==> flow/design.v <==
`timescale 1ns / 1ps
module display_controller(
	input clk,  
	input rst,
	output hSync, vSync,
	output reg bright,
	output reg[9:0] hCount, 
	output reg [9:0] vCount  
	);
	always @ (posedge clk, posedge rst)
		begin
		if (rst)
			begin
			hCount <= 0;
			vCount <= 0;
			end
		else if (hCount < 10'd799)
			begin
			hCount <= hCount + 1;
			end
		else if (vCount < 10'd524)
			begin
			hCount <= 0;
			vCount <= vCount + 1;
			end
		else
			begin
			hCount <= 0;
			vCount <= 0;
			end
		end
	assign hSync = (hCount < 96) ? 0:1;
	assign vSync = (vCount < 2) ? 0:1;
	always @(posedge clk, posedge rst)
		begin
		if (rst)
			bright <= 0;
		else if(hCount > 10'd143 && hCount < 10'd784 && vCount > 10'd34 && vCount < 10'd516)
			bright <= 1;
		else
			bright <= 0;
		end	
endmodule
`timescale 1ns / 1ps
module game_control(
	input clk,
	input en,  
	input bright,
	input rst,
	input up, input left, input right, input down,
	input [9:0] hCount, vCount,
	output reg [11:0] rgb,
	output reg [3:0] lives 
   );
	wire block_fill;
	wire block_white_fill_2;
	wire block_white_fill_3;
	wire block_white_fill_4;
	wire block_white_fill_5;
	wire block_white_fill_6;
	wire block_white_fill_7;
	wire block_white_fill_8;
	wire block_white_fill_9;
	wire block_white_fill_10;
	wire block_white_fill_11;
	wire block_red_fill_2;
	wire block_red_fill_3;
	wire block_red_fill_4;
	wire block_red_fill_5;
	wire block_red_fill_6;
	wire block_red_fill_7;
	wire block_red_fill_8;
	wire block_red_fill_9;
	wire block_red_fill_10;
	wire block_red_fill_11;
	wire block_blue_fill_2;
	wire block_blue_fill_3;
	wire block_blue_fill_4;
	wire block_blue_fill_5;
	wire block_blue_fill_6;
	wire block_blue_fill_7;
	wire block_blue_fill_8;
	wire block_blue_fill_9;
	wire block_blue_fill_10;
	wire block_blue_fill_11;
	wire ball_fill;
	wire start_screen;
	wire win_screen;
	wire lost_screen;
	reg [1:0] enablewhite2;
	reg [1:0] enablewhite3;
	reg [1:0] enablewhite4;
	reg [1:0] enablewhite5;
	reg [1:0] enablewhite6;
	reg [1:0] enablewhite7;
	reg [1:0] enablewhite8;
	reg [1:0] enablewhite9;
	reg [1:0] enablewhite10;
	reg [1:0] enablewhite11;
	reg [1:0] enablered2;
	reg [1:0] enablered3;
	reg [1:0] enablered4;
	reg [1:0] enablered5;
	reg [1:0] enablered6;
	reg [1:0] enablered7;
	reg [1:0] enablered8;
	reg [1:0] enablered9;
	reg [1:0] enablered10;
	reg [1:0] enablered11;
	reg [1:0] enableblue2;
	reg [1:0] enableblue3;
	reg [1:0] enableblue4;
	reg [1:0] enableblue5;
	reg [1:0] enableblue6;
	reg [1:0] enableblue7;
	reg [1:0] enableblue8;
	reg [1:0] enableblue9;
	reg [1:0] enableblue10;
	reg [1:0] enableblue11;
	reg reg_down;
	reg [9:0] xpos, ypos;
	reg [9:0] xpos2, ypos2;
	reg [1:0] move;
	reg [1:0] ydirection;
	reg [1:0] ydir_b, ydir_n;
	reg ydir_nset;
	reg [1:0] xdirection;
	reg [1:0] xspeed;
	parameter BLACK  = 12'b0000_0000_0000;
	parameter WHITE  = 12'b1111_1111_1111;
	parameter RED    = 12'b1111_0000_0000;
	parameter GREEN  = 12'b0000_1111_0000;
	parameter GREY   = 12'b0101_0101_0101;
	parameter YELLOW = 12'b1111_1111_0000;
	parameter CYAN   = 12'b0000_1111_1111;
	parameter BLUE   = 12'b0000_0000_1111;
	always@ (*) begin
		if(reg_down == 1)
			if(~bright )	 
				rgb = 12'b0000_0000_0000;
			else if (lives < 1 && lost_screen && !(enableblue2 == 0 && enableblue3 == 0 && enableblue4 == 0 && enableblue5 == 0 && enableblue6 == 0 && enableblue7 == 0 
			&& enableblue8 == 0 && enableblue9 == 0 && enableblue10 == 0 && enableblue11 == 0 && enablered2 == 0 && enablered3 == 0 && enablered4 == 0 
			&& enablered5 == 0 && enablered6 == 0 && enablered7 == 0 && enablered8 == 0 && enablered9 == 0 && enablered10 == 0 && enablered11 == 0 &&
			enablewhite2 == 0 && enablewhite3 == 0 && enablewhite4 == 0 && enablewhite5 == 0 && enablewhite6 == 0 && enablewhite7 == 0 && enablewhite8 == 0 && 
			enablewhite9 == 0 && enablewhite10 == 0 && enablewhite11 == 0))
				rgb = RED;
			else if (lives >= 1 && block_fill && !(enableblue2 == 0 && enableblue3 == 0 && enableblue4 == 0 && enableblue5 == 0 && enableblue6 == 0 && enableblue7 == 0 
			&& enableblue8 == 0 && enableblue9 == 0 && enableblue10 == 0 && enableblue11 == 0 && enablered2 == 0 && enablered3 == 0 && enablered4 == 0 
			&& enablered5 == 0 && enablered6 == 0 && enablered7 == 0 && enablered8 == 0 && enablered9 == 0 && enablered10 == 0 && enablered11 == 0 &&
			enablewhite2 == 0 && enablewhite3 == 0 && enablewhite4 == 0 && enablewhite5 == 0 && enablewhite6 == 0 && enablewhite7 == 0 && enablewhite8 == 0 && 
			enablewhite9 == 0 && enablewhite10 == 0 && enablewhite11 == 0)) 
				rgb = GREY; 
			else if (lives >= 1 && block_white_fill_2 || block_white_fill_3 || block_white_fill_4 || block_white_fill_5 || block_white_fill_6 || block_white_fill_7|| 
			block_white_fill_8 || block_white_fill_9 || block_white_fill_10 || block_white_fill_11) 
				rgb = WHITE; 
			else if (lives >= 1 && block_red_fill_2 || block_red_fill_3 || block_red_fill_4 || block_red_fill_5 || block_red_fill_6 || block_red_fill_7|| 
			block_red_fill_8 || block_red_fill_9 || block_red_fill_10 || block_red_fill_11)
				rgb = RED; 
			else if (lives >= 1 && block_blue_fill_2 || block_blue_fill_3 || block_blue_fill_4 || block_blue_fill_5 || block_blue_fill_6 || block_blue_fill_7|| 
			block_blue_fill_8 || block_blue_fill_9 || block_blue_fill_10 || block_blue_fill_11)
				rgb = BLUE;
			else if (lives >= 1 && ball_fill && !(enableblue2 == 0 && enableblue3 == 0 && enableblue4 == 0 && enableblue5 == 0 && enableblue6 == 0 && enableblue7 == 0 
			&& enableblue8 == 0 && enableblue9 == 0 && enableblue10 == 0 && enableblue11 == 0 && enablered2 == 0 && enablered3 == 0 && enablered4 == 0 
			&& enablered5 == 0 && enablered6 == 0 && enablered7 == 0 && enablered8 == 0 && enablered9 == 0 && enablered10 == 0 && enablered11 == 0 &&
			enablewhite2 == 0 && enablewhite3 == 0 && enablewhite4 == 0 && enablewhite5 == 0 && enablewhite6 == 0 && enablewhite7 == 0 && enablewhite8 == 0 && 
			enablewhite9 == 0 && enablewhite10 == 0 && enablewhite11 == 0))
				rgb = CYAN;
			else if(lives >= 1 && enableblue2 == 0 && enableblue3 == 0 && enableblue4 == 0 && enableblue5 == 0 && enableblue6 == 0 && enableblue7 == 0 
			&& enableblue8 == 0 && enableblue9 == 0 && enableblue10 == 0 && enableblue11 == 0 && enablered2 == 0 && enablered3 == 0 && enablered4 == 0 
			&& enablered5 == 0 && enablered6 == 0 && enablered7 == 0 && enablered8 == 0 && enablered9 == 0 && enablered10 == 0 && enablered11 == 0 &&
			enablewhite2 == 0 && enablewhite3 == 0 && enablewhite4 == 0 && enablewhite5 == 0 && enablewhite6 == 0 && enablewhite7 == 0 && enablewhite8 == 0 && 
			enablewhite9 == 0 && enablewhite10 == 0 && enablewhite11 == 0 && win_screen)
				rgb = GREEN;
			else	
				rgb= BLACK;	
		else
		  if(~bright )	 
		      rgb = 12'b0000_0000_0000;
		  else if (start_screen)
		      rgb = YELLOW;
		  else
		      rgb = BLACK;
	end
	assign block_fill= vCount>=(ypos-5) && vCount<=(ypos+5) && hCount>=(xpos-50) && hCount<=(xpos+50);
	assign start_screen = ((hCount>= 10'd148) && (hCount <= 10'd776)) && ((vCount >= 10'd40) && (vCount <= 10'd600));
	assign win_screen = ((hCount>= 10'd148) && (hCount <= 10'd776)) && ((vCount >= 10'd40) && (vCount <= 10'd600));
	assign lost_screen = ((hCount>= 10'd148) && (hCount <= 10'd776)) && ((vCount >= 10'd40) && (vCount <= 10'd600));
	assign block_white_fill_2= ((hCount>= 10'd148) && (hCount <= 10'd209)) && ((vCount >= 10'd40) && (vCount <= 10'd90) && (enablewhite2)) ? 1 : 0;
	assign block_white_fill_3= ((hCount>= 10'd211) && (hCount <= 10'd272)) && ((vCount >= 10'd40) && (vCount <= 10'd90) && (enablewhite3)) ? 1 : 0;
	assign block_white_fill_4= ((hCount>= 10'd274) && (hCount <= 10'd335)) && ((vCount >= 10'd40) && (vCount <= 10'd90) && (enablewhite4)) ? 1 : 0;
	assign block_white_fill_5= ((hCount>= 10'd337) && (hCount <= 10'd398)) && ((vCount >= 10'd40) && (vCount <= 10'd90) && (enablewhite5)) ? 1 : 0;
	assign block_white_fill_6= ((hCount>= 10'd400) && (hCount <= 10'd461)) && ((vCount >= 10'd40) && (vCount <= 10'd90) && (enablewhite6)) ? 1 : 0;
	assign block_white_fill_7= ((hCount>= 10'd463) && (hCount <= 10'd524)) && ((vCount >= 10'd40) && (vCount <= 10'd90) && (enablewhite7)) ? 1 : 0;
	assign block_white_fill_8= ((hCount>= 10'd526) && (hCount <= 10'd587)) && ((vCount >= 10'd40) && (vCount <= 10'd90) && (enablewhite8)) ? 1 : 0;
	assign block_white_fill_9= ((hCount>= 10'd589) && (hCount <= 10'd650)) && ((vCount >= 10'd40) && (vCount <= 10'd90) && (enablewhite9)) ? 1 : 0;
	assign block_white_fill_10= ((hCount>= 10'd652) && (hCount <= 10'd713)) && ((vCount >= 10'd40) && (vCount <= 10'd90) && (enablewhite10)) ? 1 : 0;
	assign block_white_fill_11= ((hCount>= 10'd715) && (hCount <= 10'd776)) && ((vCount >= 10'd40) && (vCount <= 10'd90) && (enablewhite11)) ? 1 : 0;
	assign block_red_fill_2= ((hCount>= 10'd148) && (hCount <= 10'd209)) && ((vCount >= 10'd91) && (vCount <= 10'd141) && (enablered2)) ? 1 : 0;
	assign block_red_fill_3= ((hCount>= 10'd211) && (hCount <= 10'd272)) && ((vCount >= 10'd91) && (vCount <= 10'd141) && (enablered3)) ? 1 : 0;
	assign block_red_fill_4= ((hCount>= 10'd274) && (hCount <= 10'd335)) && ((vCount >= 10'd91) && (vCount <= 10'd141) && (enablered4)) ? 1 : 0;
	assign block_red_fill_5= ((hCount>= 10'd337) && (hCount <= 10'd398)) && ((vCount >= 10'd91) && (vCount <= 10'd141) && (enablered5)) ? 1 : 0;
	assign block_red_fill_6= ((hCount>= 10'd400) && (hCount <= 10'd461)) && ((vCount >= 10'd91) && (vCount <= 10'd141) && (enablered6)) ? 1 : 0;
	assign block_red_fill_7= ((hCount>= 10'd463) && (hCount <= 10'd524)) && ((vCount >= 10'd91) && (vCount <= 10'd141) && (enablered7)) ? 1 : 0;
	assign block_red_fill_8= ((hCount>= 10'd526) && (hCount <= 10'd587)) && ((vCount >= 10'd91) && (vCount <= 10'd141) && (enablered8)) ? 1 : 0;
	assign block_red_fill_9= ((hCount>= 10'd589) && (hCount <= 10'd650)) && ((vCount >= 10'd91) && (vCount <= 10'd141) && (enablered9)) ? 1 : 0;
	assign block_red_fill_10= ((hCount>= 10'd652) && (hCount <= 10'd713)) && ((vCount >= 10'd91) && (vCount <= 10'd141) && (enablered10)) ? 1 : 0;
	assign block_red_fill_11= ((hCount>= 10'd715) && (hCount <= 10'd776)) && ((vCount >= 10'd91) && (vCount <= 10'd141) && (enablered11)) ? 1 : 0;
	assign block_blue_fill_2= ((hCount>= 10'd148) && (hCount <= 10'd209)) && ((vCount >= 10'd142) && (vCount <= 10'd192) && (enableblue2)) ? 1 : 0;
	assign block_blue_fill_3= ((hCount>= 10'd211) && (hCount <= 10'd272)) && ((vCount >= 10'd142) && (vCount <= 10'd192) && (enableblue3)) ? 1 : 0;
	assign block_blue_fill_4= ((hCount>= 10'd274) && (hCount <= 10'd335)) && ((vCount >= 10'd142) && (vCount <= 10'd192) && (enableblue4)) ? 1 : 0;
	assign block_blue_fill_5= ((hCount>= 10'd337) && (hCount <= 10'd398)) && ((vCount >= 10'd142) && (vCount <= 10'd192) && (enableblue5)) ? 1 : 0;
	assign block_blue_fill_6= ((hCount>= 10'd400) && (hCount <= 10'd461)) && ((vCount >= 10'd142) && (vCount <= 10'd192) && (enableblue6)) ? 1 : 0;
	assign block_blue_fill_7= ((hCount>= 10'd463) && (hCount <= 10'd524)) && ((vCount >= 10'd142) && (vCount <= 10'd192) && (enableblue7)) ? 1 : 0;
	assign block_blue_fill_8= ((hCount>= 10'd526) && (hCount <= 10'd587)) && ((vCount >= 10'd142) && (vCount <= 10'd192) && (enableblue8)) ? 1 : 0;
	assign block_blue_fill_9= ((hCount>= 10'd589) && (hCount <= 10'd650)) && ((vCount >= 10'd142) && (vCount <= 10'd192) && (enableblue9)) ? 1 : 0;
	assign block_blue_fill_10= ((hCount>= 10'd652) && (hCount <= 10'd713)) && ((vCount >= 10'd142) && (vCount <= 10'd192) && (enableblue10)) ? 1 : 0;
	assign block_blue_fill_11= ((hCount>= 10'd715) && (hCount <= 10'd776)) && ((vCount >= 10'd142) && (vCount <= 10'd192) && (enableblue11)) ? 1 : 0;
	assign ball_fill =  (vCount>=(ypos2) && vCount<=(ypos2) && hCount>=(xpos2-10) && hCount<=(xpos2+10) || 
	                     vCount>=(ypos2-1) && vCount<=(ypos2+1) && hCount>=(xpos2-10) && hCount<=(xpos2+10)||
						 vCount>=(ypos2-2) && vCount<=(ypos2+2) && hCount>=(xpos2-10) && hCount<=(xpos2+10)|| 
	                     vCount>=(ypos2-3) && vCount<=(ypos2+3) && hCount>=(xpos2-8) && hCount<=(xpos2+8)||
						 vCount>=(ypos2-4) && vCount<=(ypos2+4) && hCount>=(xpos2-8) && hCount<=(xpos2+8) ||
	                     vCount>=(ypos2-5) && vCount<=(ypos2+5) && hCount>=(xpos2-6) && hCount<=(xpos2+6) ||
						 vCount>=(ypos2-6) && vCount<=(ypos2+6) && hCount>=(xpos2-6) && hCount<=(xpos2+6) ||
	                     vCount>=(ypos2-7) && vCount<=(ypos2+7) && hCount>=(xpos2-4) && hCount<=(xpos2+4)||
						 vCount>=(ypos2-7) && vCount<=(ypos2+7) && hCount>=(xpos2-4) && hCount<=(xpos2+4)||
	                     vCount>=(ypos2-8) && vCount<=(ypos2+8) && hCount>=(xpos2-2) && hCount<=(xpos2+2) ||
	                     vCount>=(ypos2-9) && vCount<=(ypos2+9) && hCount>=(xpos2-1) && hCount<=(xpos2+1));
	always@ (posedge clk, posedge rst)
		begin
			if(rst)
			begin
				reg_down <= 0;
				move <= 0;
			end	
		    else if (en && down) 
				reg_down <= 1;
			else if(en && up && reg_down == 1)
				move <=1;
		end
	always@(posedge clk, posedge rst) 
	begin
		if(rst)
			begin 
				lives <= 3'd3;
				enablewhite2 <= 1;
				enablewhite3 <= 1;
				enablewhite4 <= 1;
				enablewhite5 <= 1;
				enablewhite6 <= 1;
				enablewhite7 <= 1;
				enablewhite8 <= 1;
				enablewhite9 <= 1;
				enablewhite10 <= 1;
				enablewhite11 <= 1;
				enablered2 <= 1;
				enablered3 <= 1;
				enablered4 <= 1;
				enablered5 <= 1;
				enablered6 <= 1;
				enablered7 <= 1;
				enablered8 <= 1;
				enablered9 <= 1;
				enablered10 <= 1;
				enablered11 <= 1;
				enableblue2 <= 1;
				enableblue3 <= 1;
				enableblue4 <= 1;
				enableblue5 <= 1;
				enableblue6 <= 1;
				enableblue7 <= 1;
				enableblue8 <= 1;
				enableblue9 <= 1;
				enableblue10 <= 1;
				enableblue11 <= 1;
				xpos <= 450;
				ypos <= 470;
				xpos2 <= 450;
				ypos2 <= 456;
				ydirection <= 1;
				xdirection <= 2;
				xspeed <= 0;
			end
		else if (en && reg_down == 1)
			begin
			ydir_b = ydirection;
			ydir_n = ydirection;
			ydir_nset = 1'b0;
			if ((ypos2 + 4 > 465) && (ypos2 + 4 < 467) && ydir_b == 0) 
				begin
					if ((xpos2 >= xpos - 50) && (xpos2 <= xpos + 50))
						begin ydir_n = 1; ydir_nset = 1'b1; end
					if ((xpos2 >= xpos - 1) && (xpos2 <= xpos + 1))
						begin
							xdirection <= 2;
							xspeed <= 0;
						end
					if ((xpos2 >= xpos - 50) && (xpos2 <= xpos -27))
						begin
							xdirection <= 0;
							xspeed <= 2;
						end
					if ((xpos2 >= xpos - 26) && (xpos2 <= xpos - 2))
						begin
							xdirection <= 0;
							xspeed <= 1;
						end
					if ((xpos2 >= xpos + 2) && (xpos2 <= xpos + 26))
						begin
							xdirection <= 1;
							xspeed <= 1;
						end
					if ((xpos2 >= xpos + 27) && (xpos2 <= xpos +50))
					begin
						xdirection <= 1;
						xspeed <= 2;
					end
			end
			begin
				if ((ypos2 - 4 <= 192))
					begin
						if ((xpos2 - 10 >= 148) && (xpos2 + 10 <= 210) && (enableblue2))
						begin
							enableblue2 <= 0;
							ydir_b = 0;
						end
						if ((xpos2 - 10 >= 211) && (xpos2 + 10 <= 273) && (enableblue3))
						begin
							enableblue3 <= 0;
							ydir_b = 0;
						end
						if ((xpos2 - 10 >= 274) && (xpos2 + 10 <= 336) && (enableblue4))
						begin
							enableblue4 <= 0;
							ydir_b = 0;
						end
						if ((xpos2 - 10 >= 337) && (xpos2 + 10 <= 399) && (enableblue5))
						begin
							enableblue5 <= 0;
							ydir_b = 0;
						end
						if ((xpos2 - 10 >= 400) && (xpos2 + 10 <= 462) && (enableblue6))
						begin
							enableblue6 <= 0;
							ydir_b = 0;
						end
						if ((xpos2 - 10 >= 461) && (xpos2 + 10 <= 525) && (enableblue7))
						begin
							enableblue7 <= 0;
							ydir_b = 0;
						end
						if ((xpos2 - 10 >= 526) && (xpos2 + 10 <= 588) && (enableblue8))
						begin
							enableblue8 <= 0;
							ydir_b = 0;
						end
						if ((xpos2 - 10 >= 589) && (xpos2 + 10 <= 651) && (enableblue9))
						begin
							enableblue9 <= 0;
							ydir_b = 0;
						end
						if ((xpos2 - 10 >= 652) && (xpos2 + 10 <= 714) && (enableblue10))
						begin
							enableblue10 <= 0;
							ydir_b = 0;
						end
						if ((xpos2 - 10 >= 715) && (xpos2 + 10 <= 778) && (enableblue11))
						begin
							enableblue11 <= 0;
							ydir_b = 0;
						end
					end
			end
			begin
				if ((ypos2 + 4 <= 146) && (ypos2 + 4 >= 142) && (ydir_b == 0))
					begin
						if ((xpos2 - 10 >= 148) && (xpos2 + 10 <= 210) && (enableblue2))
						begin
							enableblue2 <= 0;
							ydir_b = 1;
						end
						if ((xpos2 - 10 >= 211) && (xpos2 + 10 <= 273) && (enableblue3))
						begin
							enableblue3 <= 0;
							ydir_b = 1;
						end
						if ((xpos2 - 10 >= 274) && (xpos2 + 10 <= 336) && (enableblue4))
						begin
							enableblue4 <= 0;
							ydir_b = 1;
						end
						if ((xpos2 - 10 >= 337) && (xpos2 + 10 <= 399) && (enableblue5))
						begin
							enableblue5 <= 0;
							ydir_b = 1;
						end
						if ((xpos2 - 10 >= 400) && (xpos2 + 10 <= 462) && (enableblue6))
						begin
							enableblue6 <= 0;
							ydir_b = 1;
						end
						if ((xpos2 - 10 >= 463) && (xpos2 + 10 <= 525) && (enableblue7))
						begin
							enableblue7 <= 0;
							ydir_b = 1;
						end
						if ((xpos2 - 10 >= 526) && (xpos2 + 10 <= 588) && (enableblue8))
						begin
							enableblue8 <= 0;
							ydir_b = 1;
						end
						if ((xpos2 - 10 >= 589) && (xpos2 + 10 <= 651) && (enableblue9))
						begin
							enableblue9 <= 0;
							ydir_b = 1;
						end
						if ((xpos2 - 10 >= 652) && (xpos2 + 10 <= 714) && (enableblue10))
						begin
							enableblue10 <= 0;
							ydir_b = 1;
						end
						if ((xpos2 - 10 >= 715) && (xpos2 + 10 <= 776) && (enableblue11))
						begin
							enableblue11 <= 0;
							ydir_b = 1;
						end
					end
			end
			begin
				if ((ypos2 - 4 <= 192) && (ypos2 - 4 >= 142))
					begin
						if ((xpos2 - 10 >= 205) && (xpos2 - 10 <= 209) && (enableblue2))
						begin
							enableblue2 <= 0;
							xdirection <= 1;
						end
						if ((xpos2 + 10 >= 148) && (xpos2 + 10 <= 152) && (enableblue2))
						begin
							enableblue2 <= 0;
							xdirection <= 0;
						end
						if ((xpos2 - 10 >= 268) && (xpos2 - 10 <= 272) && (enableblue3))
						begin
							enableblue3 <= 0;
							xdirection <= 1;
						end
						if ((xpos2 + 10 >= 211) && (xpos2 + 10 <= 215) && (enableblue3))
						begin
							enableblue3 <= 0;
							xdirection <= 0;
						end
						if ((xpos2 - 10 >= 331) && (xpos2 - 10 <= 335) && (enableblue4))
						begin
							enableblue4 <= 0;
							xdirection <= 1;
						end
						if ((xpos2 + 10 >= 274) && (xpos2 + 10 <= 278) && (enableblue4))
						begin
							enableblue4 <= 0;
							xdirection <= 0;
						end
						if ((xpos2 - 10 >= 394) && (xpos2 - 10 <= 398) && (enableblue5))
						begin
							enableblue5 <= 0;
							xdirection <= 1;
						end
						if ((xpos2 + 10 >= 337) && (xpos2 + 10 <= 341) && (enableblue5))
						begin
							enableblue5 <= 0;
							xdirection <= 0;
						end
						if ((xpos2 - 10 >= 457) && (xpos2 - 10 <= 461) && (enableblue6))
						begin
							enableblue6 <= 0;
							xdirection <= 1;
						end
						if ((xpos2 + 10 >= 400) && (xpos2 + 10 <= 404) && (enableblue6))
						begin
							enableblue6 <= 0;
							xdirection <= 0;
						end
						if ((xpos2 - 10 >= 520) && (xpos2 - 10 <= 524) && (enableblue7))
						begin
							enableblue7 <= 0;
							xdirection <= 1;
						end
						if ((xpos2 + 10 >= 463) && (xpos2 + 10 <= 467) && (enableblue7))
						begin
							enableblue7 <= 0;
							xdirection <= 0;
						end
						if ((xpos2 - 10 >= 583) && (xpos2 - 10 <= 587) && (enableblue8))
						begin
							enableblue8 <= 0;
							xdirection <= 1;
						end
						if ((xpos2 + 10 >= 526) && (xpos2 + 10 <= 530) && (enableblue8))
						begin
							enableblue8 <= 0;
							xdirection <= 0;
						end
						if ((xpos2 - 10 >= 646) && (xpos2 - 10 <= 650) && (enableblue9))
						begin
							enableblue9 <= 0;
							xdirection <= 1;
						end
						if ((xpos2 + 10 >= 589) && (xpos2 + 10 <= 593) && (enableblue9))
						begin
							enableblue9 <= 0;
							xdirection <= 0;
						end
						if ((xpos2 - 10 >= 709) && (xpos2 - 10 <= 713) && (enableblue10))
						begin
							enableblue10 <= 0;
							xdirection <= 1;
						end
						if ((xpos2 + 10 >= 652) && (xpos2 + 10 <= 656) && (enableblue10))
						begin
							enableblue10 <= 0;
							xdirection <= 0;
						end
						if ((xpos2 - 10 >= 772) && (xpos2 - 10 <= 776) && (enableblue11))
						begin
							enableblue11 <= 0;
							xdirection <= 1;
						end
						if ((xpos2 + 10 >= 715) && (xpos2 + 10 <= 719) && (enableblue11))
						begin
							enableblue11 <= 0;
							xdirection <= 0;
						end
					end
			end
			begin
				if ((ypos2 - 4 <= 141))
					begin
						if ((xpos2 - 10 >= 148) && (xpos2 + 10 <= 210) && (enablered2))
						begin
							enablered2 <= 0;
							ydir_b = 0;
						end
						if ((xpos2 - 10 >= 211) && (xpos2 + 10 <= 273) && (enablered3))
						begin
							enablered3 <= 0;
							ydir_b = 0;
						end
						if ((xpos2 - 10 >= 274) && (xpos2 + 10 <= 336) && (enablered4))
						begin
							enablered4 <= 0;
							ydir_b = 0;
						end
						if ((xpos2 - 10 >= 337) && (xpos2 + 10 <= 399) && (enablered5))
						begin
							enablered5 <= 0;
							ydir_b = 0;
						end
						if ((xpos2 - 10 >= 400) && (xpos2 + 10 <= 462) && (enablered6))
						begin
							enablered6 <= 0;
							ydir_b = 0;
						end
						if ((xpos2 - 10 >= 463) && (xpos2 + 10 <= 525) && (enablered7))
						begin
							enablered7 <= 0;
							ydir_b = 0;
						end
						if ((xpos2 - 10 >= 526) && (xpos2 + 10 <= 588) && (enablered8))
						begin
							enablered8 <= 0;
							ydir_b = 0;
						end
						if ((xpos2 - 10 >= 589) && (xpos2 + 10 <= 651) && (enablered9))
						begin
							enablered9 <= 0;
							ydir_b = 0;
						end
						if ((xpos2 - 10 >= 652) && (xpos2 + 10 <= 714) && (enablered10))
						begin
							enablered10 <= 0;
							ydir_b = 0;
						end
						if ((xpos2 - 10 >= 715) && (xpos2 + 10 <= 778) && (enablered11))
						begin
							enablered11 <= 0;
							ydir_b = 0;
						end
					end
			end	
			begin
				if ((ypos2 + 4 <= 92) && ydir_b == 0)
					begin
						if ((xpos2 - 10 >= 148) && (xpos2 + 10 <= 210) && (enablered2))
						begin
							enablered2 <= 0;
							ydir_b = 1;
						end
						if ((xpos2 - 10 >= 211) && (xpos2 + 10 <= 273) && (enablered3))
						begin
							enablered3 <= 0;
							ydir_b = 1;
						end
						if ((xpos2 - 10 >= 274) && (xpos2 + 10 <= 336) && (enablered4))
						begin
							enablered4 <= 0;
							ydir_b = 1;
						end
						if ((xpos2 - 10 >= 337) && (xpos2 + 10 <= 399) && (enablered5))
						begin
							enablered5 <= 0;
							ydir_b = 1;
						end
						if ((xpos2 - 10 >= 400) && (xpos2 + 10 <= 462) && (enablered6))
						begin
							enablered6 <= 0;
							ydir_b = 1;
						end
						if ((xpos2 - 10 >= 463) && (xpos2 + 10 <= 525) && (enablered7))
						begin
							enablered7 <= 0;
							ydir_b = 1;
						end
						if ((xpos2 - 10 >= 526) && (xpos2 + 10 <= 588) && (enablered8))
						begin
							enablered8 <= 0;
							ydir_b = 1;
						end
						if ((xpos2 - 10 >= 589) && (xpos2 + 10 <= 651) && (enablered9))
						begin
							enablered9 <= 0;
							ydir_b = 1;
						end
						if ((xpos2 - 10 >= 652) && (xpos2 + 10 <= 714) && (enablered10))
						begin
							enablered10 <= 0;
							ydir_b = 1;
						end
						if ((xpos2 - 10 >= 715) && (xpos2 + 10 <= 778) && (enablered11))
						begin
							enablered11 <= 0;
							ydir_b = 1;
						end
					end
			end	
			begin
				if ((ypos2 - 4 <= 141) && (ypos2 - 4 >= 91))
					begin
						if ((xpos2 - 10 >= 205) && (xpos2 - 10 <= 209) && (enablered2))
						begin
							enablered2 <= 0;
							xdirection <= 1;
						end
						if ((xpos2 + 10 >= 148) && (xpos2 + 10 <= 152) && (enablered2))
						begin
							enablered2 <= 0;
							xdirection <= 0;
						end
						if ((xpos2 - 10 >= 268) && (xpos2 - 10 <= 272) && (enablered3))
						begin
							enablered3 <= 0;
							xdirection <= 1;
						end
						if ((xpos2 + 10 >= 211) && (xpos2 + 10 <= 215) && (enablered3))
						begin
							enablered3 <= 0;
							xdirection <= 0;
						end
						if ((xpos2 - 10 >= 331) && (xpos2 - 10 <= 335) && (enablered4))
						begin
							enablered4 <= 0;
							xdirection <= 1;
						end
						if ((xpos2 + 10 >= 274) && (xpos2 + 10 <= 278) && (enablered4))
						begin
							enablered4 <= 0;
							xdirection <= 0;
						end
						if ((xpos2 - 10 >= 394) && (xpos2 - 10 <= 398) && (enablered5))
						begin
							enablered5 <= 0;
							xdirection <= 1;
						end
						if ((xpos2 + 10 >= 337) && (xpos2 + 10 <= 341) && (enablered5))
						begin
							enablered5 <= 0;
							xdirection <= 0;
						end
						if ((xpos2 - 10 >= 457) && (xpos2 - 10 <= 461) && (enablered6))
						begin
							enablered6 <= 0;
							xdirection <= 1;
						end
						if ((xpos2 + 10 >= 400) && (xpos2 + 10 <= 404) && (enablered6))
						begin
							enablered6 <= 0;
							xdirection <= 0;
						end
						if ((xpos2 - 10 >= 520) && (xpos2 - 10 <= 524) && (enablered7))
						begin
							enablered7 <= 0;
							xdirection <= 1;
						end
						if ((xpos2 + 10 >= 463) && (xpos2 + 10 <= 467) && (enablered7))
						begin
							enablered7 <= 0;
							xdirection <= 0;
						end
						if ((xpos2 - 10 >= 583) && (xpos2 - 10 <= 587) && (enablered8))
						begin
							enablered8 <= 0;
							xdirection <= 1;
						end
						if ((xpos2 + 10 >= 526) && (xpos2 + 10 <= 530) && (enablered8))
						begin
							enablered8 <= 0;
							xdirection <= 0;
						end
						if ((xpos2 - 10 >= 646) && (xpos2 - 10 <= 650) && (enablered9))
						begin
							enablered9 <= 0;
							xdirection <= 1;
						end
						if ((xpos2 + 10 >= 589) && (xpos2 + 10 <= 593) && (enablered9))
						begin
							enablered9 <= 0;
							xdirection <= 0;
						end
						if ((xpos2 - 10 >= 709) && (xpos2 - 10 <= 713) && (enablered10))
						begin
							enablered10 <= 0;
							xdirection <= 1;
						end
						if ((xpos2 + 10 >= 652) && (xpos2 + 10 <= 656) && (enablered10))
						begin
							enablered10 <= 0;
							xdirection <= 0;
						end
						if ((xpos2 - 10 >= 772) && (xpos2 - 10 <= 776) && (enablered11))
						begin
							enablered11 <= 0;
							xdirection <= 1;
						end
						if ((xpos2 + 10 >= 715) && (xpos2 + 10 <= 719) && (enablered11))
						begin
							enablered11 <= 0;
							xdirection <= 0;
						end
					end
			end
			begin
				if ((ypos2 - 4 <= 90))
					begin
						if ((xpos2 - 10 >= 148) && (xpos2 + 10 <= 210) && (enablewhite2))
						begin
							enablewhite2 <= 0;
							ydir_b = 0;
						end
						if ((xpos2 - 10 >= 211) && (xpos2 + 10 <= 273) && (enablewhite3))
						begin
							enablewhite3 <= 0;
							ydir_b = 0;
						end
						if ((xpos2 - 10 >= 274) && (xpos2 + 10 <= 336) && (enablewhite4))
						begin
							enablewhite4 <= 0;
							ydir_b = 0;
						end
						if ((xpos2 - 10 >= 337) && (xpos2 + 10 <= 399) && (enablewhite5))
						begin
							enablewhite5 <= 0;
							ydir_b = 0;
						end
						if ((xpos2 - 10 >= 400) && (xpos2 + 10 <= 462) && (enablewhite6))
						begin
							enablewhite6 <= 0;
							ydir_b = 0;
						end
						if ((xpos2 - 10 >= 463) && (xpos2 + 10 <= 525) && (enablewhite7))
						begin
							enablewhite7 <= 0;
							ydir_b = 0;
						end
						if ((xpos2 - 10 >= 526) && (xpos2 + 10 <= 588) && (enablewhite8))
						begin
							enablewhite8 <= 0;
							ydir_b = 0;
						end
						if ((xpos2 - 10 >= 589) && (xpos2 + 10 <= 651) && (enablewhite9))
						begin
							enablewhite9 <= 0;
							ydir_b = 0;
						end
						if ((xpos2 - 10 >= 652) && (xpos2 + 10 <= 714) && (enablewhite10))
						begin
							enablewhite10 <= 0;
							ydir_b = 0;
						end
						if ((xpos2 - 10 >= 715) && (xpos2 + 10 <= 778) && (enablewhite11))
						begin
							enablewhite11 <= 0;
							ydir_b = 0;
						end
					end
			end
			begin
				if ((ypos2 - 4 <= 90) && (ypos2 - 4 >= 40))
					begin
						if ((xpos2 - 10 >= 205) && (xpos2 - 10 <= 209) && (enablewhite2))
						begin
							enablewhite2 <= 0;
							xdirection <= 1;
						end
						if ((xpos2 + 10 >= 148) && (xpos2 + 10 <= 152) && (enablewhite2))
						begin
							enablewhite2 <= 0;
							xdirection <= 0;
						end
						if ((xpos2 - 10 >= 268) && (xpos2 - 10 <= 272) && (enablewhite3))
						begin
							enablewhite3 <= 0;
							xdirection <= 1;
						end
						if ((xpos2 + 10 >= 211) && (xpos2 + 10 <= 215) && (enablewhite3))
						begin
							enablewhite3 <= 0;
							xdirection <= 0;
						end
						if ((xpos2 - 10 >= 331) && (xpos2 - 10 <= 335) && (enablewhite4))
						begin
							enablewhite4 <= 0;
							xdirection <= 1;
						end
						if ((xpos2 + 10 >= 274) && (xpos2 + 10 <= 278) && (enablewhite4))
						begin
							enablewhite4 <= 0;
							xdirection <= 0;
						end
						if ((xpos2 - 10 >= 394) && (xpos2 - 10 <= 398) && (enablewhite5))
						begin
							enablewhite5 <= 0;
							xdirection <= 1;
						end
						if ((xpos2 + 10 >= 337) && (xpos2 + 10 <= 341) && (enablewhite5))
						begin
							enablewhite5 <= 0;
							xdirection <= 0;
						end
						if ((xpos2 - 10 >= 457) && (xpos2 - 10 <= 461) && (enablewhite6))
						begin
							enablewhite6 <= 0;
							xdirection <= 1;
						end
						if ((xpos2 + 10 >= 400) && (xpos2 + 10 <= 404) && (enablewhite6))
						begin
							enablewhite6 <= 0;
							xdirection <= 0;
						end
						if ((xpos2 - 10 >= 520) && (xpos2 - 10 <= 524) && (enablewhite7))
						begin
							enablewhite7 <= 0;
							xdirection <= 1;
						end
						if ((xpos2 + 10 >= 463) && (xpos2 + 10 <= 467) && (enablewhite7))
						begin
							enablewhite7 <= 0;
							xdirection <= 0;
						end
						if ((xpos2 - 10 >= 583) && (xpos2 - 10 <= 587) && (enablewhite8))
						begin
							enablewhite8 <= 0;
							xdirection <= 1;
						end
						if ((xpos2 + 10 >= 526) && (xpos2 + 10 <= 530) && (enablewhite8))
						begin
							enablewhite8 <= 0;
							xdirection <= 0;
						end
						if ((xpos2 - 10 >= 646) && (xpos2 - 10 <= 650) && (enablewhite9))
						begin
							enablewhite9 <= 0;
							xdirection <= 1;
						end
						if ((xpos2 + 10 >= 589) && (xpos2 + 10 <= 593) && (enablewhite9))
						begin
							enablewhite9 <= 0;
							xdirection <= 0;
						end
						if ((xpos2 - 10 >= 709) && (xpos2 - 10 <= 713) && (enablewhite10))
						begin
							enablewhite10 <= 0;
							xdirection <= 1;
						end
						if ((xpos2 + 10 >= 652) && (xpos2 + 10 <= 656) && (enablewhite10))
						begin
							enablewhite10 <= 0;
							xdirection <= 0;
						end
						if ((xpos2 - 10 >= 772) && (xpos2 - 10 <= 776) && (enablewhite11))
						begin
							enablewhite11 <= 0;
							xdirection <= 1;
						end
						if ((xpos2 + 10 >= 715) && (xpos2 + 10 <= 719) && (enablewhite11))
						begin
							enablewhite11 <= 0;
							xdirection <= 0;
						end
					end
			end
		if ((ypos2 - 4 <= 41) && (ydir_b)) 
			begin ydir_n = 0; ydir_nset = 1'b1; end
		if ((xpos2 - 5 <= 147) && (xdirection == 0)) 
			xdirection <= 1;
		if ((xpos2 + 5 >= 777) && (xdirection == 1)) 
			xdirection <= 0;
		if(move && ypos2 <= 475)
			begin
				if (ydir_b == 1)
					ypos2 <= ypos2 - 2;
				else if (ydir_b == 0)
					ypos2 <= ypos2 + 2;
				else if (ydir_b == 2)
					ypos2 <= ypos2 - 1;
				if (xdirection == 0)
				begin
					if (xspeed == 2)
					begin
						if( xpos2 - 4 >= 148)
							xpos2 <= xpos2 - 4;
					end
					else if (xspeed == 1)
					begin
						if( xpos2 - 2 >= 148)
							xpos2 <= xpos2 - 2;
					end
				end
				else if (xdirection == 1)
				begin
					if (xspeed == 2)
					begin
						if( xpos2 + 4 <= 776)
							xpos2 <= xpos2 + 4;
					end
					else if (xspeed == 1)
					begin
						if( xpos2 + 2 <= 776)
							xpos2 <= xpos2 + 2;
					end
				end
				else if (xdirection == 2)
				begin
					xpos2 <= xpos2;
				end
			end
		else if (ypos2 >= 471)
			begin 
				lives <= lives - 3'd1;
				if (ypos2 >= 472)
					begin
						xpos <= 450;
						ypos <= 470;
						xpos2 <= 450;
						ypos2 <= 456;
						begin ydir_n = 1; ydir_nset = 1'b1; end
						xdirection <= 2;
					end
			end
		if(right) 
			begin
				xpos<=xpos+4;  
				if(xpos>=730)  
					xpos<=730;
			end
		else if(left) 
			begin
				xpos<=xpos-4;
				if(xpos<=200)
					xpos<=200;
			end
			ydirection <= ydir_nset ? ydir_n : ydir_b;
		end
	end
endmodule
module display_lives(
	input clk,
	input[3:0] displayNumber,
	output reg [3:0] anode,
	output reg [6:0] ssdOut	
    );
	reg [20:0] refresh;
	reg [3:0] LEDNumber;
	wire [1:0] LEDCounter;
	always @ (posedge clk)
	begin
		refresh <= refresh + 21'd1;
	end
	assign LEDCounter = refresh[20:19];
	always @ (*)
	 begin
		begin
			anode = 4'b1110;
			LEDNumber = displayNumber;
		end	
	end
	always @ (*)
    begin
        case (LEDNumber)
        4'd0: ssdOut = 7'b0000001;     
        4'd1: ssdOut = 7'b1001111; 
        4'd2: ssdOut = 7'b0010010; 
        4'd3: ssdOut = 7'b0000110;  
        default: ssdOut = 7'b0000110; 
        endcase
    end
endmodule
`timescale 1ns / 1ps
module vga_top(
	input ClkPort,
	input BtnC,
	input BtnU,
	input BtnD,
	input BtnR,
	input BtnL,
	input MoveTick,  
	output hSync, vSync,
	output [3:0] vgaR, vgaG, vgaB,
	output An0, An1, An2, An3, An4, An5, An6, An7,
	output Ca, Cb, Cc, Cd, Ce, Cf, Cg, Dp,
	output MemOE, MemWR, RamCS, QuadSpiFlashCS
	);
	wire Reset;
	assign Reset=BtnC;
	wire bright;
	wire[9:0] hc, vc;
	wire[3:0] lives;
	wire [6:0] ssdOut;
	wire [3:0] anode;
	wire [11:0] rgb;
	display_controller dc(.clk(ClkPort), .rst(Reset), .hSync(hSync), .vSync(vSync), .bright(bright), .hCount(hc), .vCount(vc));
	game_control sc(.clk(ClkPort), .en(MoveTick), .bright(bright), .rst(BtnC), .up(BtnU), .down(BtnD),.left(BtnL),.right(BtnR),.hCount(hc), .vCount(vc), .rgb(rgb), .lives(lives));
	display_lives cnt(.clk(ClkPort), .displayNumber(lives), .anode(anode), .ssdOut(ssdOut));
	assign vgaR = rgb[11 : 8];
	assign vgaG = rgb[7  : 4];
	assign vgaB = rgb[3  : 0];
	assign {MemOE, MemWR, RamCS, QuadSpiFlashCS} = 4'b1111;
	assign {An7, An6, An5, An4, An3, An2, An1, An0} = {4'b1111, anode};
	assign {Ca, Cb, Cc, Cd, Ce, Cf, Cg} = ssdOut[6 : 0];
	assign Dp = 1'b1;  
endmodule
Subject: tool reports on vga_top

Hi,

Step by step through the tools: vga_top:

Each step is given for the RTL above and for the edited RTL.
Lines under "unedited" count in the file above, lines under "edited" in the edited file.
"change": "edited" minus "unedited" as printed here. "relative change": 100 x difference / "unedited".
Operators carry their Yosys type and port widths (W data, S select, Z words).
Library cell names are shortened.
The mark -- stands for no value.

* top module: vga_top
* clock: ClkPort
* library: sky130hd
* library corner: tt_025C_1v80

Diff:

The edit as a unified diff against the file above.
This change comes from a script, not from a designer; no optimisation was intended.

```diff
@@ -221,5 +221,5 @@
 	                     vCount>=(ypos2-3) && vCount<=(ypos2+3) && hCount>=(xpos2-8) && hCount<=(xpos2+8)||
 						 vCount>=(ypos2-4) && vCount<=(ypos2+4) && hCount>=(xpos2-8) && hCount<=(xpos2+8) ||
-	                     vCount>=(ypos2-5) && vCount<=(ypos2+5) && hCount>=(xpos2-6) && hCount<=(xpos2+6) ||
+	                     vCount>=(ypos2-5) && vCount<=(ypos2+5) && hCount>=(xpos2+6) && hCount<=(xpos2+6) ||
 						 vCount>=(ypos2-6) && vCount<=(ypos2+6) && hCount>=(xpos2-6) && hCount<=(xpos2+6) ||
 	                     vCount>=(ypos2-7) && vCount<=(ypos2+7) && hCount>=(xpos2-4) && hCount<=(xpos2+4)||
```

Word level:

Yosys after proc, flatten, opt, wreduce and memory -nomap, before mapping. Memory bits, and registers merged into a memory's read port (data or address), are not among the register bits. Print and check cells are not counted. Equal cells are merged and count once.

Word-level totals
* bits in registers: unedited 123, edited 123, change 0, relative change 0.00%
* bits of input ports: unedited 7, edited 7, change 0, relative change 0.00%
* output and inout bits: unedited 34, edited 34, change 0, relative change 0.00%
* elaborated cells: unedited 1099, edited 1100, change +1, relative change +0.09%

Cells by class
* add/subtract/negate cells: unedited 47, edited 47, change 0, relative change 0.00%
* magnitude comparators: unedited 168, edited 169, change +1, relative change +0.60%
* eq/ne operators: unedited 16, edited 16, change 0, relative change 0.00%
* mux-type cells: unedited 412, edited 412, change 0, relative change 0.00%
* bitwise logic cells: unedited 2, edited 2, change 0, relative change 0.00%
* reductions and logical operators: unedited 412, edited 412, change 0, relative change 0.00%

Operator list
* $ge A10 B32 Y1: unedited 21, edited 22, change +1, relative change +4.76%

Operator kinds equal on both sides are left out: 76.

Longest topological paths:

Yosys ltp: most cells in a row. Word level: on the elaborated netlist, between registers, memories and ports. Mapped: between sequential cells and ports; inverters and the memories' decode and read muxes count.

Logic depth
* word-level depth: unedited 77, edited 77, change 0, relative change 0.00%
* ABC_AREA: unedited 0, edited 0
* gate-level depth with buffers: unedited 22, edited 21, change -1, relative change -4.55%
* mapped depth without buffers: unedited 21, edited 19, change -2, relative change -9.52%

Netlist:

The flow's flattened synthesis, as Yosys stat reports it; memories are mapped. The netlist is that of the ABC_AREA named above (0 if unset); the other value can give another one.

Cells by type
* o21ai_0: unedited 158, edited 212, change +54, relative change +34.18%
* nor3_1: unedited 76, edited 104, change +28, relative change +36.84%
* o21a_1: unedited 41, edited 56, change +15, relative change +36.59%
* a21o_1: unedited 93, edited 80, change -13, relative change -13.98%
* inv_1: unedited 90, edited 103, change +13, relative change +14.44%
* nor2b_1: unedited 55, edited 42, change -13, relative change -23.64%
* and3_1: unedited 28, edited 16, change -12, relative change -42.86%
* o2111ai_1: unedited 8, edited 20, change +12, relative change +150.00%
* nand2_1: unedited 281, edited 270, change -11, relative change -3.91%
* nand4_1: unedited 62, edited 73, change +11, relative change +17.74%
* a22oi_1: unedited 23, edited 12, change -11, relative change -47.83%
* o31ai_1: unedited 20, edited 31, change +11, relative change +55.00%
* xnor2_1: unedited 207, edited 197, change -10, relative change -4.83%
* nand3_1: unedited 98, edited 107, change +9, relative change +9.18%
* or4_1: unedited 10, edited 19, change +9, relative change +90.00%
* and2_1: unedited 63, edited 71, change +8, relative change +12.70%
* o22ai_1: unedited 31, edited 23, change -8, relative change -25.81%
* o21ai_1: unedited 10, edited 2, change -8, relative change -80.00%

Cell types equal on both sides are left out: 19.
The list need not be complete.

Synthesis totals
* mapped cells: unedited 3012, edited 3126, change +114, relative change +3.78%
* cell area after synthesis (µm²): unedited 22914.5, edited 23435.0, change +520.5, relative change +2.27%
* area of sequential cells (µm²): unedited 3059.2, edited 3059.2, change 0.0, relative change 0.00%
* flip-flops: unedited 120, edited 120, change 0, relative change 0.00%
* buffers: unedited 156, edited 168, change +12, relative change +7.69%

By module: a second synthesis without flattening, with its own total; a netlist apart from the flattened one above.

Second synthesis, totals
* cells (unflattened synthesis): unedited 2980, edited 2974, change -6, relative change -0.20%
* area total of the unflattened synthesis (µm²): unedited 22885.7, edited 22826.9, change -58.8, relative change -0.26%

Each row is one instance without its submodules.

Modules, unedited
* game_control: instances 1, cells 2834, area 21561.9 µm², sequential area 2533.7 µm²
* display_controller: instances 1, cells 123, area 1162.4 µm², sequential area 525.5 µm²
* display_lives: instances 1, cells 13, area 90.1 µm², sequential area 0.0 µm²
* vga_top: instances 1, cells 10, area 71.3 µm², sequential area 0.0 µm²

Modules, edited
* game_control: instances 1, cells 2828, area 21503.1 µm², sequential area 2533.7 µm²
* display_controller: instances 1, cells 123, area 1162.4 µm², sequential area 525.5 µm²
* display_lives: instances 1, cells 13, area 90.1 µm², sequential area 0.0 µm²
* vga_top: instances 1, cells 10, area 71.3 µm², sequential area 0.0 µm²

Timing after synthesis:

Path of least setup slack by OpenSTA after synthesis, without wires, with an ideal clock, recovery checks aside; 20% of the period is set as input and as output delay. Where synthesis merged equal registers, the netlist keeps one of their names.

Timing post-synthesis
* kind: unedited reg-to-output, edited reg-to-output
* from: unedited register sc.xpos2[2], edited register sc.xpos2[1]
* to: unedited output port vgaG[2], edited output port vgaG[2]
* clock period (ps): unedited 12000, edited 12000, change 0, relative change 0.00%
* output delay (ps): unedited 2400, edited 2400, change 0, relative change 0.00%
* time at the first pin (ps): unedited 0, edited 0, change 0
* arrival (ps): unedited 4471, edited 4114, change -357, relative change -7.98%
* data required time (ps): unedited 9600, edited 9600, change 0, relative change 0.00%
* setup slack (ps): unedited 5129, edited 5486, change +357
* path delay (ps): unedited 4471, edited 4114, change -357, relative change -7.98%
* stages on the path: unedited 21, edited 20, change -1, relative change -4.76%
* buffers on the path: unedited 4, edited 4, change 0, relative change 0.00%
* period reached after synthesis (ps): unedited 6871, edited 6514, change -357, relative change -5.20%

"path delay" is the arrival time less input delay plus setup time.
At an output port there is no setup time.
"stages on the path" counts driving pins, that of a launching flip-flop among them; a cell with two outputs on the path counts twice.
"period reached after synthesis" is the clock period less the worst setup slack; recovery checks do not enter. This is arithmetic on one report: input and output delays are still those of the set period (20% each).
The rows between start and end are the longest chain of elaborated cells between them; the timing report does not say that the signal goes this way. Where chains are equally long, one stands for them.
Each line given opens the expression or statement behind the cell; cells for indexed reads and writes are added by Yosys, which also makes memories of some case tables.
A register here has more assigning lines than the two given.

On the way, post-synthesis, unedited:
* cells stage by stage: dfrtp_1 -> clkbuf_1 -> inv_1 -> ha_1 -> clkbuf_1 -> clkbuf_1 -> inv_1 -> ha_1 -> a21oi_1 -> o21bai_1 -> a21o_1 -> a21o_1 -> a21oi_1 -> nor2b_1 -> o21ai_0 -> a21oi_1 -> o32a_1 -> a21o_1 -> and3_1 -> a22oi_1 -> buf_4
* cells in the longest elaborated chain: 24
* elaborated cells on any way between the ends: 64
* those cells by class: 12 x add/sub; 12 x compare; 8 x mux; 32 x reduce/logical

RTL lines, path post-synthesis, unedited
* start: declaration: RTL line 122 `reg [9:0] xpos2, ypos2;`
* start: assignment: RTL line 928 `xpos2 <= xpos2 - 4;`
* start: assignment: RTL line 933 `xpos2 <= xpos2 - 2;`
* $sub A10 B4 Y11: RTL line 218 `assign ball_fill = (vCount>=(ypos2) && vCount<=(ypos2) && hCount>=(xpos2-10) && hCount<=(xpos2+10) ||`
* $ge A10 B32 Y1: RTL line 218
* $logic_and A1 B1 Y1 x2: RTL line 218
* $logic_or A1 B1 Y1 x10: RTL line 218
* $logic_and A1 B1 Y1 x2: RTL line 162 `else if (lives >= 1 && ball_fill && !(enableblue2 == 0 && enableblue3 == 0 && enableblue4 == 0 && enableblue5 ...`
* $mux W12: RTL line 162
* $mux W12: RTL line 159 `else if (lives >= 1 && block_blue_fill_2 || block_blue_fill_3 || block_blue_fill_4 || block_blue_fill_5 || blo ...`
* $mux W12: RTL line 156 `else if (lives >= 1 && block_red_fill_2 || block_red_fill_3 || block_red_fill_4 || block_red_fill_5 || block_r ...`
* $mux W12: RTL line 153 `else if (lives >= 1 && block_white_fill_2 || block_white_fill_3 || block_white_fill_4 || block_white_fill_5 || ...`
* $mux W12: RTL line 147 `else if (lives >= 1 && block_fill && !(enableblue2 == 0 && enableblue3 == 0 && enableblue4 == 0 && enableblue5 ...`
* $mux W12: RTL line 141 `else if (lives < 1 && lost_screen && !(enableblue2 == 0 && enableblue3 == 0 && enableblue4 == 0 && enableblue5 ...`
* $mux W12: RTL line 139 `if(~bright )`
* $mux W12: RTL line 138 `if(reg_down == 1)`
* end: declaration: RTL line 1025 `output [3:0] vgaR, vgaG, vgaB,`

Some nets on the timed path still bear RTL names; the line given drives or declares the net.

Nets with RTL names, path post-synthesis, unedited (RTL line)
* vgaG[0]: 138

On the way, post-synthesis, edited:
* cells stage by stage: dfstp_2 -> buf_6 -> buf_2 -> inv_1 -> ha_1 -> clkbuf_1 -> inv_2 -> ha_1 -> a21o_1 -> a21o_1 -> a21o_1 -> a21o_1 -> a211oi_1 -> o21a_1 -> nor4_1 -> a22oi_1 -> nand4_1 -> o21ai_0 -> o211ai_1 -> buf_4
* cells in the longest elaborated chain: 24
* elaborated cells on any way between the ends: 65
* those cells by class: 12 x add/sub; 13 x compare; 8 x mux; 32 x reduce/logical

RTL lines, path post-synthesis, edited
* start: declaration: RTL line 122 `reg [9:0] xpos2, ypos2;`
* start: assignment: RTL line 928 `xpos2 <= xpos2 - 4;`
* start: assignment: RTL line 933 `xpos2 <= xpos2 - 2;`
* $sub A10 B4 Y11: RTL line 218 `assign ball_fill = (vCount>=(ypos2) && vCount<=(ypos2) && hCount>=(xpos2-10) && hCount<=(xpos2+10) ||`
* $ge A10 B32 Y1: RTL line 218
* $logic_and A1 B1 Y1 x2: RTL line 218
* $logic_or A1 B1 Y1 x10: RTL line 218
* $logic_and A1 B1 Y1 x2: RTL line 162 `else if (lives >= 1 && ball_fill && !(enableblue2 == 0 && enableblue3 == 0 && enableblue4 == 0 && enableblue5 ...`
* $mux W12: RTL line 162
* $mux W12: RTL line 159 `else if (lives >= 1 && block_blue_fill_2 || block_blue_fill_3 || block_blue_fill_4 || block_blue_fill_5 || blo ...`
* $mux W12: RTL line 156 `else if (lives >= 1 && block_red_fill_2 || block_red_fill_3 || block_red_fill_4 || block_red_fill_5 || block_r ...`
* $mux W12: RTL line 153 `else if (lives >= 1 && block_white_fill_2 || block_white_fill_3 || block_white_fill_4 || block_white_fill_5 || ...`
* $mux W12: RTL line 147 `else if (lives >= 1 && block_fill && !(enableblue2 == 0 && enableblue3 == 0 && enableblue4 == 0 && enableblue5 ...`
* $mux W12: RTL line 141 `else if (lives < 1 && lost_screen && !(enableblue2 == 0 && enableblue3 == 0 && enableblue4 == 0 && enableblue5 ...`
* $mux W12: RTL line 139 `if(~bright )`
* $mux W12: RTL line 138 `if(reg_down == 1)`
* end: declaration: RTL line 1025 `output [3:0] vgaR, vgaG, vgaB,`

Nets with RTL names, path post-synthesis, edited (RTL line)
* vgaG[0]: 138

Timing after layout:

From the final timing report of each run of pair 1: the path of least setup slack in the routed layout; clock arrival at registers is part of the times.
The report prints the path's times to 10 ps; the period is as set.

Timing post-layout
* kind: unedited reg-to-output, edited reg-to-output
* from: unedited register sc.xpos2[1], edited register sc.xpos2[1]
* to: unedited output port vgaB[0], edited output port vgaG[3]
* clock period (ps): unedited 12000, edited 12000, change 0, relative change 0.00%
* output delay (ps): unedited 2400, edited 2400, change 0, relative change 0.00%
* time at the first pin (ps): unedited 480, edited 490, change +10, relative change +2.08%
* arrival (ps): unedited 6960, edited 6450, change -510, relative change -7.33%
* data required time (ps): unedited 9600, edited 9600, change 0, relative change 0.00%
* setup slack (ps): unedited 2640, edited 3150, change +510
* stages on the path: unedited 17, edited 17, change 0, relative change 0.00%
* buffers on the path: unedited 1, edited 1, change 0, relative change 0.00%

The rows between start and end are the longest chain of elaborated cells between them; the timing report does not say that the signal goes this way. Where chains are equally long, one stands for them.
A register here has more assigning lines than the two given.

On the way, post-layout, unedited:
* cells stage by stage: dfstp_2 -> inv_1 -> ha_1 -> ha_1 -> a21o_1 -> a21o_1 -> a21o_1 -> a21o_1 -> a21o_1 -> a2111oi_0 -> nor3_1 -> and4_1 -> a2111oi_2 -> a21oi_1 -> o21ai_0 -> a31oi_1 -> clkdlybuf4s50_1
* cells in the longest elaborated chain: 24
* elaborated cells on any way between the ends: 64
* those cells by class: 12 x add/sub; 12 x compare; 8 x mux; 32 x reduce/logical

RTL lines, path post-layout, unedited
* start: declaration: RTL line 122 `reg [9:0] xpos2, ypos2;`
* start: assignment: RTL line 928 `xpos2 <= xpos2 - 4;`
* start: assignment: RTL line 933 `xpos2 <= xpos2 - 2;`
* $sub A10 B4 Y11: RTL line 218 `assign ball_fill = (vCount>=(ypos2) && vCount<=(ypos2) && hCount>=(xpos2-10) && hCount<=(xpos2+10) ||`
* $ge A10 B32 Y1: RTL line 218
* $logic_and A1 B1 Y1 x2: RTL line 218
* $logic_or A1 B1 Y1 x10: RTL line 218
* $logic_and A1 B1 Y1 x2: RTL line 162 `else if (lives >= 1 && ball_fill && !(enableblue2 == 0 && enableblue3 == 0 && enableblue4 == 0 && enableblue5 ...`
* $mux W12: RTL line 162
* $mux W12: RTL line 159 `else if (lives >= 1 && block_blue_fill_2 || block_blue_fill_3 || block_blue_fill_4 || block_blue_fill_5 || blo ...`
* $mux W12: RTL line 156 `else if (lives >= 1 && block_red_fill_2 || block_red_fill_3 || block_red_fill_4 || block_red_fill_5 || block_r ...`
* $mux W12: RTL line 153 `else if (lives >= 1 && block_white_fill_2 || block_white_fill_3 || block_white_fill_4 || block_white_fill_5 || ...`
* $mux W12: RTL line 147 `else if (lives >= 1 && block_fill && !(enableblue2 == 0 && enableblue3 == 0 && enableblue4 == 0 && enableblue5 ...`
* $mux W12: RTL line 141 `else if (lives < 1 && lost_screen && !(enableblue2 == 0 && enableblue3 == 0 && enableblue4 == 0 && enableblue5 ...`
* $mux W12: RTL line 139 `if(~bright )`
* $mux W12: RTL line 138 `if(reg_down == 1)`
* end: declaration: RTL line 1025 `output [3:0] vgaR, vgaG, vgaB,`

On the way, post-layout, edited:
* cells stage by stage: dfstp_2 -> inv_1 -> ha_1 -> xnor2_1 -> inv_1 -> ha_1 -> a21o_1 -> a21o_1 -> a21o_1 -> a21oi_1 -> o211ai_1 -> nand4_1 -> a22oi_1 -> nand4_1 -> o21ai_0 -> o211ai_1 -> clkdlybuf4s50_1
* cells in the longest elaborated chain: 24
* elaborated cells on any way between the ends: 65
* those cells by class: 12 x add/sub; 13 x compare; 8 x mux; 32 x reduce/logical

RTL lines, path post-layout, edited
* start: declaration: RTL line 122 `reg [9:0] xpos2, ypos2;`
* start: assignment: RTL line 928 `xpos2 <= xpos2 - 4;`
* start: assignment: RTL line 933 `xpos2 <= xpos2 - 2;`
* $sub A10 B4 Y11: RTL line 218 `assign ball_fill = (vCount>=(ypos2) && vCount<=(ypos2) && hCount>=(xpos2-10) && hCount<=(xpos2+10) ||`
* $ge A10 B32 Y1: RTL line 218
* $logic_and A1 B1 Y1 x2: RTL line 218
* $logic_or A1 B1 Y1 x10: RTL line 218
* $logic_and A1 B1 Y1 x2: RTL line 162 `else if (lives >= 1 && ball_fill && !(enableblue2 == 0 && enableblue3 == 0 && enableblue4 == 0 && enableblue5 ...`
* $mux W12: RTL line 162
* $mux W12: RTL line 159 `else if (lives >= 1 && block_blue_fill_2 || block_blue_fill_3 || block_blue_fill_4 || block_blue_fill_5 || blo ...`
* $mux W12: RTL line 156 `else if (lives >= 1 && block_red_fill_2 || block_red_fill_3 || block_red_fill_4 || block_red_fill_5 || block_r ...`
* $mux W12: RTL line 153 `else if (lives >= 1 && block_white_fill_2 || block_white_fill_3 || block_white_fill_4 || block_white_fill_5 || ...`
* $mux W12: RTL line 147 `else if (lives >= 1 && block_fill && !(enableblue2 == 0 && enableblue3 == 0 && enableblue4 == 0 && enableblue5 ...`
* $mux W12: RTL line 141 `else if (lives < 1 && lost_screen && !(enableblue2 == 0 && enableblue3 == 0 && enableblue4 == 0 && enableblue5 ...`
* $mux W12: RTL line 139 `if(~bright )`
* $mux W12: RTL line 138 `if(reg_down == 1)`
* end: declaration: RTL line 1025 `output [3:0] vgaR, vgaG, vgaB,`

Flow runs:

Runs of the flow (Yosys, OpenROAD) on both versions; the two runs of a pair have the same settings. The constraints put input and output delay at 20% of the set period each and load the outputs with 0.01 pF.

Flow settings, pair 1:
* CORE_UTILIZATION: 40
* PLACE_DENSITY: 0.6
* period_ns: 12.0
* CAP_MARGIN: 20
* CORE_MARGIN: 2
* SLEW_MARGIN: 20

Results, pair 1
* post-synthesis cell area (µm²): unedited 22914.5, edited 23435.0, change +520.5, relative change +2.27%
* die size (µm²): unedited 59216.8, edited 60540.6, change +1323.8, relative change +2.24%
* final utilization (%): unedited 43.1, edited 43.2, change +0.1
* worst slack on setup checks (ps): unedited 2644, edited 3155, change +511
* sum of negative setup slack (ps): unedited 0, edited 0, change 0
* smallest hold slack (ps): unedited 462, edited 449, change -13
* power (W): unedited 0.004411, edited 0.005316, change +0.000905, relative change +20.52%
* achieved clock period (ps): unedited 9356, edited 8845, change -511, relative change -5.46%

Flow settings, pair 2:
* CAP_MARGIN: 0
* CORE_ASPECT_RATIO: 0.55
* CORE_MARGIN: 7
* CORE_UTILIZATION: 60
* GPL_ROUTABILITY_DRIVEN: 1
* MAX_ROUTING_LAYER: met5
* MIN_ROUTING_LAYER: met1
* PLACE_DENSITY_LB_ADDON: 0.15
* SETUP_SLACK_MARGIN: 0.8
* period_ns: 5.64
* SLEW_MARGIN: 20

Results, pair 2
* post-synthesis cell area (µm²): unedited 22914.5, edited 23435.0, change +520.5, relative change +2.27%
* die size (µm²): unedited 44104.7, edited 45036.1, change +931.4, relative change +2.11%
* final utilization (%): unedited 71.9, edited 72.9, change +1.0
* worst slack on setup checks (ps): unedited 118, edited -299, change -417
* sum of negative setup slack (ps): unedited 0, edited -1959, change -1959
* smallest hold slack (ps): unedited 459, edited 443, change -16
* power (W): unedited 0.010937, edited 0.013832, change +0.002895, relative change +26.47%
* achieved clock period (ps): unedited 5522, edited 5939, change +417, relative change +7.55%

"achieved clock period" means the clock period less the worst setup slack. The figure is calculated, with input and output delays left at 20% of the set period.
"power" is the tool's figure for a default switching activity; nothing was simulated.

Regards
